==> flow/design.v <==
module pg_0 (
    input logic a,
    input logic b,
    output logic p,
    output logic g
);
assign p = a ^ b;
assign g = a & b;
endmodule
module pg_1plus (
    input logic pi_cur,
    input logic gi_cur,
    input logic pi_prev,
    input logic gi_prev,
    output logic pout,
    output logic gout
);
assign pout = pi_cur & pi_prev;
assign gout = gi_cur | (pi_cur & gi_prev);
endmodule
module ks_add #(
    parameter N = 64
)
(
    input  logic         clk,
    input  logic         rstn_,
    input  logic         en,
    input  logic [N-1:0] a,
    input  logic [N-1:0] b,
    output logic [N-1:0] out
);
    localparam int stages = $clog2(N) + 1;
    function automatic integer log2_arr(input integer x);
        integer k;
        begin
            log2_arr = 0;
            for (k = 1; k < 31; k = k + 1)
                if (x >= (1 << k)) log2_arr = k;
        end
    endfunction
    genvar i;
    generate
        for (i = 0; i < stages; i++) begin : gen_pg
            logic [(N-(2**(i-1)))-1:0] g_reg_array;
            logic [(N-(2**(i-1)))-1:0] p_reg_array;
            logic [(N-(2**(i-1)))-1:0] p_out_array;
            logic [(N-(2**(i-1)))-1:0] g_out_array;
        end
    endgenerate
    genvar j;
    generate
        for (j = 0; j < stages; j++) begin : reg_assign
            always_ff @( posedge clk ) begin
                if ( !rstn_ ) begin
                    gen_pg[j].g_reg_array <= 0;
                    gen_pg[j].p_reg_array <= 0;
                end
                else if ( en ) begin
                    gen_pg[j].g_reg_array <= gen_pg[j].g_out_array;
                    gen_pg[j].p_reg_array <= gen_pg[j].p_out_array;
                end
                else begin
                    gen_pg[j].g_reg_array <= gen_pg[j].g_reg_array;
                    gen_pg[j].p_reg_array <= gen_pg[j].p_reg_array;
                end
            end
        end
    endgenerate
    genvar step;
    generate 
        for (i = 0; i < N; i++) begin
            pg_0 step0(a[i], b[i], gen_pg[0].p_out_array[i], gen_pg[0].g_out_array[i]);
        end
        for (step = 1; step <= stages; step++) begin
            for (i = 0; i < N-2**(step-1); i++) begin 
                if (step == 1) begin
                    pg_1plus stepn(gen_pg[0].p_reg_array[i+1],  
                                 gen_pg[0].g_reg_array[i+1], 
                                 gen_pg[0].p_reg_array[i], 
                                 gen_pg[0].g_reg_array[i], 
                                 gen_pg[step].p_out_array[i], 
                                 gen_pg[step].g_out_array[i]);
                end
                if (step > 1) begin
                    if (i==0) begin
                        pg_1plus stepn(gen_pg[step-1].p_reg_array[i+2**(step-2)],  
                                 gen_pg[step-1].g_reg_array[i+2**(step-2)], 
                                 gen_pg[0].p_reg_array[0], 
                                 gen_pg[0].g_reg_array[0], 
                                 gen_pg[step].p_out_array[0], 
                                 gen_pg[step].g_out_array[0]);
                    end
                    else if (i < 2**(step-2)) begin 
                        pg_1plus stepn(gen_pg[step-1].p_reg_array[i+2**(step-2)],                                         
                                 gen_pg[step-1].g_reg_array[i+2**(step-2)],                                            
                                 gen_pg[log2_arr(i)+1].p_reg_array[i-2**(log2_arr(i))], 
                                 gen_pg[log2_arr(i)+1].g_reg_array[i-2**(log2_arr(i))],
                                 gen_pg[step].p_out_array[i], 
                                 gen_pg[step].g_out_array[i]);
                    end
                    else begin  
                        pg_1plus stepn(gen_pg[step-1].p_reg_array[i+2**(step-2)],  
                                 gen_pg[step-1].g_reg_array[i+2**(step-2)], 
                                 gen_pg[step-1].p_reg_array[i-2**(step-2)], 
                                 gen_pg[step-1].g_reg_array[i-2**(step-2)], 
                                 gen_pg[step].p_out_array[i], 
                                 gen_pg[step].g_out_array[i]);
                    end
                end
            end
        end
    endgenerate
    generate
        for (i = 0; i < N; i++) begin
            if ( i==0 ) begin
                assign out[0] = gen_pg[0].p_reg_array[0];
            end
            else if ( i==1 ) begin
                assign out[1] = gen_pg[0].p_reg_array[1] ^ gen_pg[0].g_reg_array[0];
            end
            else if (i <= N/2) begin  
                assign out[i] = (gen_pg[0].p_reg_array[i]) ^ (gen_pg[log2_arr(i-1)+1].g_reg_array[(i-1)-2**log2_arr(i-1)]); 
            end
            else begin
                assign out[i] = gen_pg[0].p_reg_array[i] ^ gen_pg[stages-1].g_reg_array[(i-1)-(N/2)]; 
            end
        end
    endgenerate
endmodule
# Reports on ks_add
# What the tools print for ks_add, step after step.
# Lines are those of the file above, counted from 1.
# Operators carry their Yosys type and port widths (W data, S select, Z words).
# A cell with - has no value.
dict set report design {
  design {ks_add}
  clock_port {clk}
  lib {sky130hd}
  pvt_corner {tt_025C_1v80}
}

# After elaboration
# Source: Yosys, flattened and elaborated, memories not mapped. Widths are those after wreduce; folded enables and synchronous resets count as part of the registers. Registers that Yosys merges into a memory's read port (data or address) are not register bits. Print and check cells do not count. Equal cells are merged and count once.
dict set report classes {
  bitwise 1120
}
# op count
set ops {}
lappend ops {{$and A1 B1 Y1} 673}
lappend ops {{$or A1 B1 Y1} 320}
lappend ops {{$xor A1 B1 Y1} 127}
dict set report word_totals {
  regBits 737
  input_bits 131
  out_inout_bits 64
}

# Logic depth
# Yosys ltp: most cells in a row. Word level: on the elaborated netlist, between registers, memories and ports. Mapped: between sequential cells and ports; inverters and the memories' decode and read muxes count.
dict set report logic_depth {
  depth_word 2
  abc_area 0
  depth_mapped 6
  depth_no_buf 3
}

# Synthesis result
# The flow's flattened synthesis, as Yosys stat reports it; memories are mapped. The netlist is that of the ABC_AREA named above (0 if unset); the other value can give another one.
# The area totals of this step are shown rounded.
dict set report synth_totals {
  cells 2999
  area_um2 28000
  sequential_area_um2 14000
  ffs 695
  n_buf 219
}
# cell count type_area_um2
set types {}
lappend types {sky130_fd_sc_hd__dfxtp_1 695 1.39E+04}
lappend types {sky130_fd_sc_hd__a21oi_1 630 3.15E+03}
lappend types {sky130_fd_sc_hd__a21boi_1 237 1.78E+03}
lappend types {sky130_fd_sc_hd__nand2b_1 253 1.58E+03}
lappend types {sky130_fd_sc_hd__o21ai_0 316 1.58E+03}
lappend types {sky130_fd_sc_hd__nand3_1 253 1.27E+03}
lappend types {sky130_fd_sc_hd__mux2i_1 126 1261.21}
lappend types {sky130_fd_sc_hd__ha_1 64 800.768}
lappend types {sky130_fd_sc_hd__nor2b_1 126 788.256}
lappend types {sky130_fd_sc_hd__xor2_1 62 543.021}
lappend types {sky130_fd_sc_hd__buf_6 33 371.606}
lappend types {sky130_fd_sc_hd__clkbuf_1 95 356.592}
lappend types {sky130_fd_sc_hd__buf_4 40 300.288}
lappend types {sky130_fd_sc_hd__buf_2 51 255.245}
lappend types {sky130_fd_sc_hd__a21boi_0 16 120.115}
lappend types {sky130_fd_sc_hd__xnor2_1 1 8.758}
lappend types {sky130_fd_sc_hd__nor2_1 1 3.754}
# The figures by module come from a second, unflattened synthesis with its own total; it is not the netlist above.
dict set report unflattened {
  cells_unflattened 3095
  area_unflattened_um2 33000
}
# Each row is one instance without its submodules.
# module n_inst cells mod_area_um2 seq_area_um2
set modules {}
lappend modules {ks_add 1 2401 28000 15000}
lappend modules {pg_1plus 315 2 14 0.0}
lappend modules {pg_0 64 1 13 0.0}

# Timing after synthesis
# Path of least setup slack by OpenSTA after synthesis, without wires, with an ideal clock, recovery checks aside; 20% of the period is set as input and as output delay. Where synthesis merged equal registers, the netlist keeps one of their names.
dict set report synth_path {
  kind {input to register}
  start {input en}
  end {register (name not given)}
  tclk_ns 2.0
  input_delay_ns 0.400
  setup_ns 0.116
  t_arrival_ns 1.170
  slack_ns 0.714
  path_delay_ns 0.886
  stages 6
  synth_period_reached_ns 1.286
}
# "path_delay_ns" is the arrival time less input delay plus setup time.
# "stages" counts driving pins, that of a launching flip-flop among them; a cell with two outputs on the path counts twice.
# "synth_period_reached_ns" is the clock period less the worst setup slack; recovery checks do not enter. This is arithmetic on one report: input and output delays are still those of the set period (20% each).
dict set report synth_between {
  cell_sequence {sky130_fd_sc_hd__buf_2 > sky130_fd_sc_hd__buf_6 > sky130_fd_sc_hd__buf_6 > sky130_fd_sc_hd__buf_6 > sky130_fd_sc_hd__mux2i_1 > sky130_fd_sc_hd__nor2b_1}
}
# item line
set synth_lines {}
lappend synth_lines {{from (decl)} 27} ;# input  logic         en,
# Chain of elaborated cells between the ends: none given.

# Worst path after layout
# From the final timing report of flow run A: the path of least setup slack in the routed layout; clock arrival at registers is part of the times.
dict set report layout_path {
  kind {register to output}
  start {register (name not given)}
  end {output out[35]}
  tclk_ns 2.0
  out_delay_ns 0.40
  t_arrival_ns 1.57
  slack_ns 0.03
  stages 3
}
# Between the ends stands the longest chain of elaborated cells between them, by number of cells; it is not shown to be the way that was timed. Of several equally long chains one is given.
# Each line given opens the expression or statement behind the cell; cells for indexed reads and writes are added by Yosys, which also makes memories of some case tables.
dict set report layout_between {
  cell_sequence {sky130_fd_sc_hd__dfxtp_4 > sky130_fd_sc_hd__xor2_1 > sky130_fd_sc_hd__dlygate4sd2_1}
  elab_chain_len 1
  cells_between 1
  cone_classes {1 x logic}
}
# item line
set layout_lines {}
lappend layout_lines {{$xor A1 B1 Y1} 125} ;# assign out[i] = gen_pg[0].p_reg_array[i] ^ gen_pg[stages-1].g_reg_array[(i-1)-(N/2)];
lappend layout_lines {{to (decl)} 30} ;# output logic [N-1:0] out

--- measured runs ---
3 stored runs of ks_add in the flow (synthesis by Yosys, layout by OpenROAD, sky130hd cells), in arbitrary order. Constraints: input delay and output delay 20% of the set period each, output load 0.01 pF.
"achievedPeriod_ns" is the run's clock period less its worst setup slack. It is reckoned from that one timing run; input and output delays stay at 20% of the period that was set.
"worst_path_time_ns" means the part of the period allowed to the worst setup path (the constraints hold back 20% at inputs and 20% at outputs) less its slack; where the path has registers, the arrival times of their clocks count too.
By "power.total_mw" is meant OpenSTA's value without simulated activity: inputs other than the clock are taken to toggle once in ten clock periods, and the tool carries that through the logic.
Results are given in rounded form.

# flow run A
==> flow/run.sh <==
#!/bin/bash
# the make line also repeats the synthesis and layout settings of config.mk as NAME=value (left out here)
make -C /OpenROAD-flow-scripts/flow DESIGN_CONFIG=/design/flow/config.mk WORK_HOME=/design/flow/orfs CLKGATE_MAP_FILE= finish
==> flow/config.mk <==
export PLATFORM = sky130hd
export DESIGN_NAME = ks_add
export DESIGN_NICKNAME = ks_add
export VERILOG_FILES = /design/flow/design.v
export SDC_FILE = /design/flow/constraint.sdc
export NUM_CORES = 4
export LEC_CHECK = 0
export CAP_MARGIN = 20
export CORE_ASPECT_RATIO = 0.76
export CORE_MARGIN = 2
export CORE_UTILIZATION = 34
export GPL_ROUTABILITY_DRIVEN = 0
export GPL_TIMING_DRIVEN = 0
export SLEW_MARGIN = 20
==> flow/constraint.sdc <==
create_clock -name core_clock -period 2.0 [get_ports {clk}]
set_input_delay 0.4000 -clock core_clock [delete_from_list [all_inputs] [get_ports {clk}]]
set_output_delay 0.4000 -clock core_clock [all_outputs]
set_load 0.01 [all_outputs]

==> flow run A: results <==
ws_hold_ns=0.42
design.die.area_um2=85000
power.total_mw=32
post_route_util_pct=42
post_synth_area_um2=28000
achievedPeriod_ns=1.972
setup_tns_ns=0.000
worst_setup_slack_ns=0.028
worst_path_time_ns=1.57
timing.worst_path_kind="register to output"

# flow run B
==> flow/run.sh <==
#!/bin/bash
# the make line also repeats the synthesis and layout settings of config.mk as NAME=value (left out here)
make -C /OpenROAD-flow-scripts/flow DESIGN_CONFIG=/design/flow/config.mk WORK_HOME=/design/flow/orfs CLKGATE_MAP_FILE= finish
==> flow/config.mk <==
export PLATFORM = sky130hd
export DESIGN_NAME = ks_add
export DESIGN_NICKNAME = ks_add
export VERILOG_FILES = /design/flow/design.v
export SDC_FILE = /design/flow/constraint.sdc
export NUM_CORES = 4
export LEC_CHECK = 0
export ABC_AREA = 1
export CAP_MARGIN = 30
export CELL_PAD_IN_SITES_DETAIL_PLACEMENT = 2
export CORE_ASPECT_RATIO = 0.62
export CORE_MARGIN = 2
export CORE_UTILIZATION = 57
export CTS_CLUSTER_DIAMETER = 163
export GPL_ROUTABILITY_DRIVEN = 1
export MAX_ROUTING_LAYER = met4
export MIN_ROUTING_LAYER = met2
export PLACE_DENSITY_LB_ADDON = 0.0
export SETUP_SLACK_MARGIN = 0.74
export SLEW_MARGIN = 20
export TNS_END_PERCENT = 45
==> flow/constraint.sdc <==
create_clock -name core_clock -period 3.21 [get_ports {clk}]
set_input_delay 0.6420 -clock core_clock [delete_from_list [all_inputs] [get_ports {clk}]]
set_output_delay 0.6420 -clock core_clock [all_outputs]
set_load 0.01 [all_outputs]

==> flow run B: results <==
outcome="no final report: placement broke off with DPL-0033"

# flow run C
==> flow/run.sh <==
#!/bin/bash
# the make line also repeats the synthesis and layout settings of config.mk as NAME=value (left out here)
make -C /OpenROAD-flow-scripts/flow DESIGN_CONFIG=/design/flow/config.mk WORK_HOME=/design/flow/orfs CLKGATE_MAP_FILE= finish
==> flow/config.mk <==
export PLATFORM = sky130hd
export DESIGN_NAME = ks_add
export DESIGN_NICKNAME = ks_add
export VERILOG_FILES = /design/flow/design.v
export SDC_FILE = /design/flow/constraint.sdc
export NUM_CORES = 4
export LEC_CHECK = 0
export CAP_MARGIN = 20
export CORE_MARGIN = 2
export CORE_UTILIZATION = 40
export SLEW_MARGIN = 20
==> flow/constraint.sdc <==
create_clock -name core_clock -period 1.32 [get_ports {clk}]
set_input_delay 0.2640 -clock core_clock [delete_from_list [all_inputs] [get_ports {clk}]]
set_output_delay 0.2640 -clock core_clock [all_outputs]
set_load 0.01 [all_outputs]

==> flow run C: results <==
ws_hold_ns=0.058
design.die.area_um2=72000
power.total_mw=49
post_route_util_pct=50
post_synth_area_um2=28000
achievedPeriod_ns=1.624
setup_tns_ns=-13
worst_setup_slack_ns=-0.30
worst_path_time_ns=1.36
timing.worst_path_kind="register to output"
--- end ---
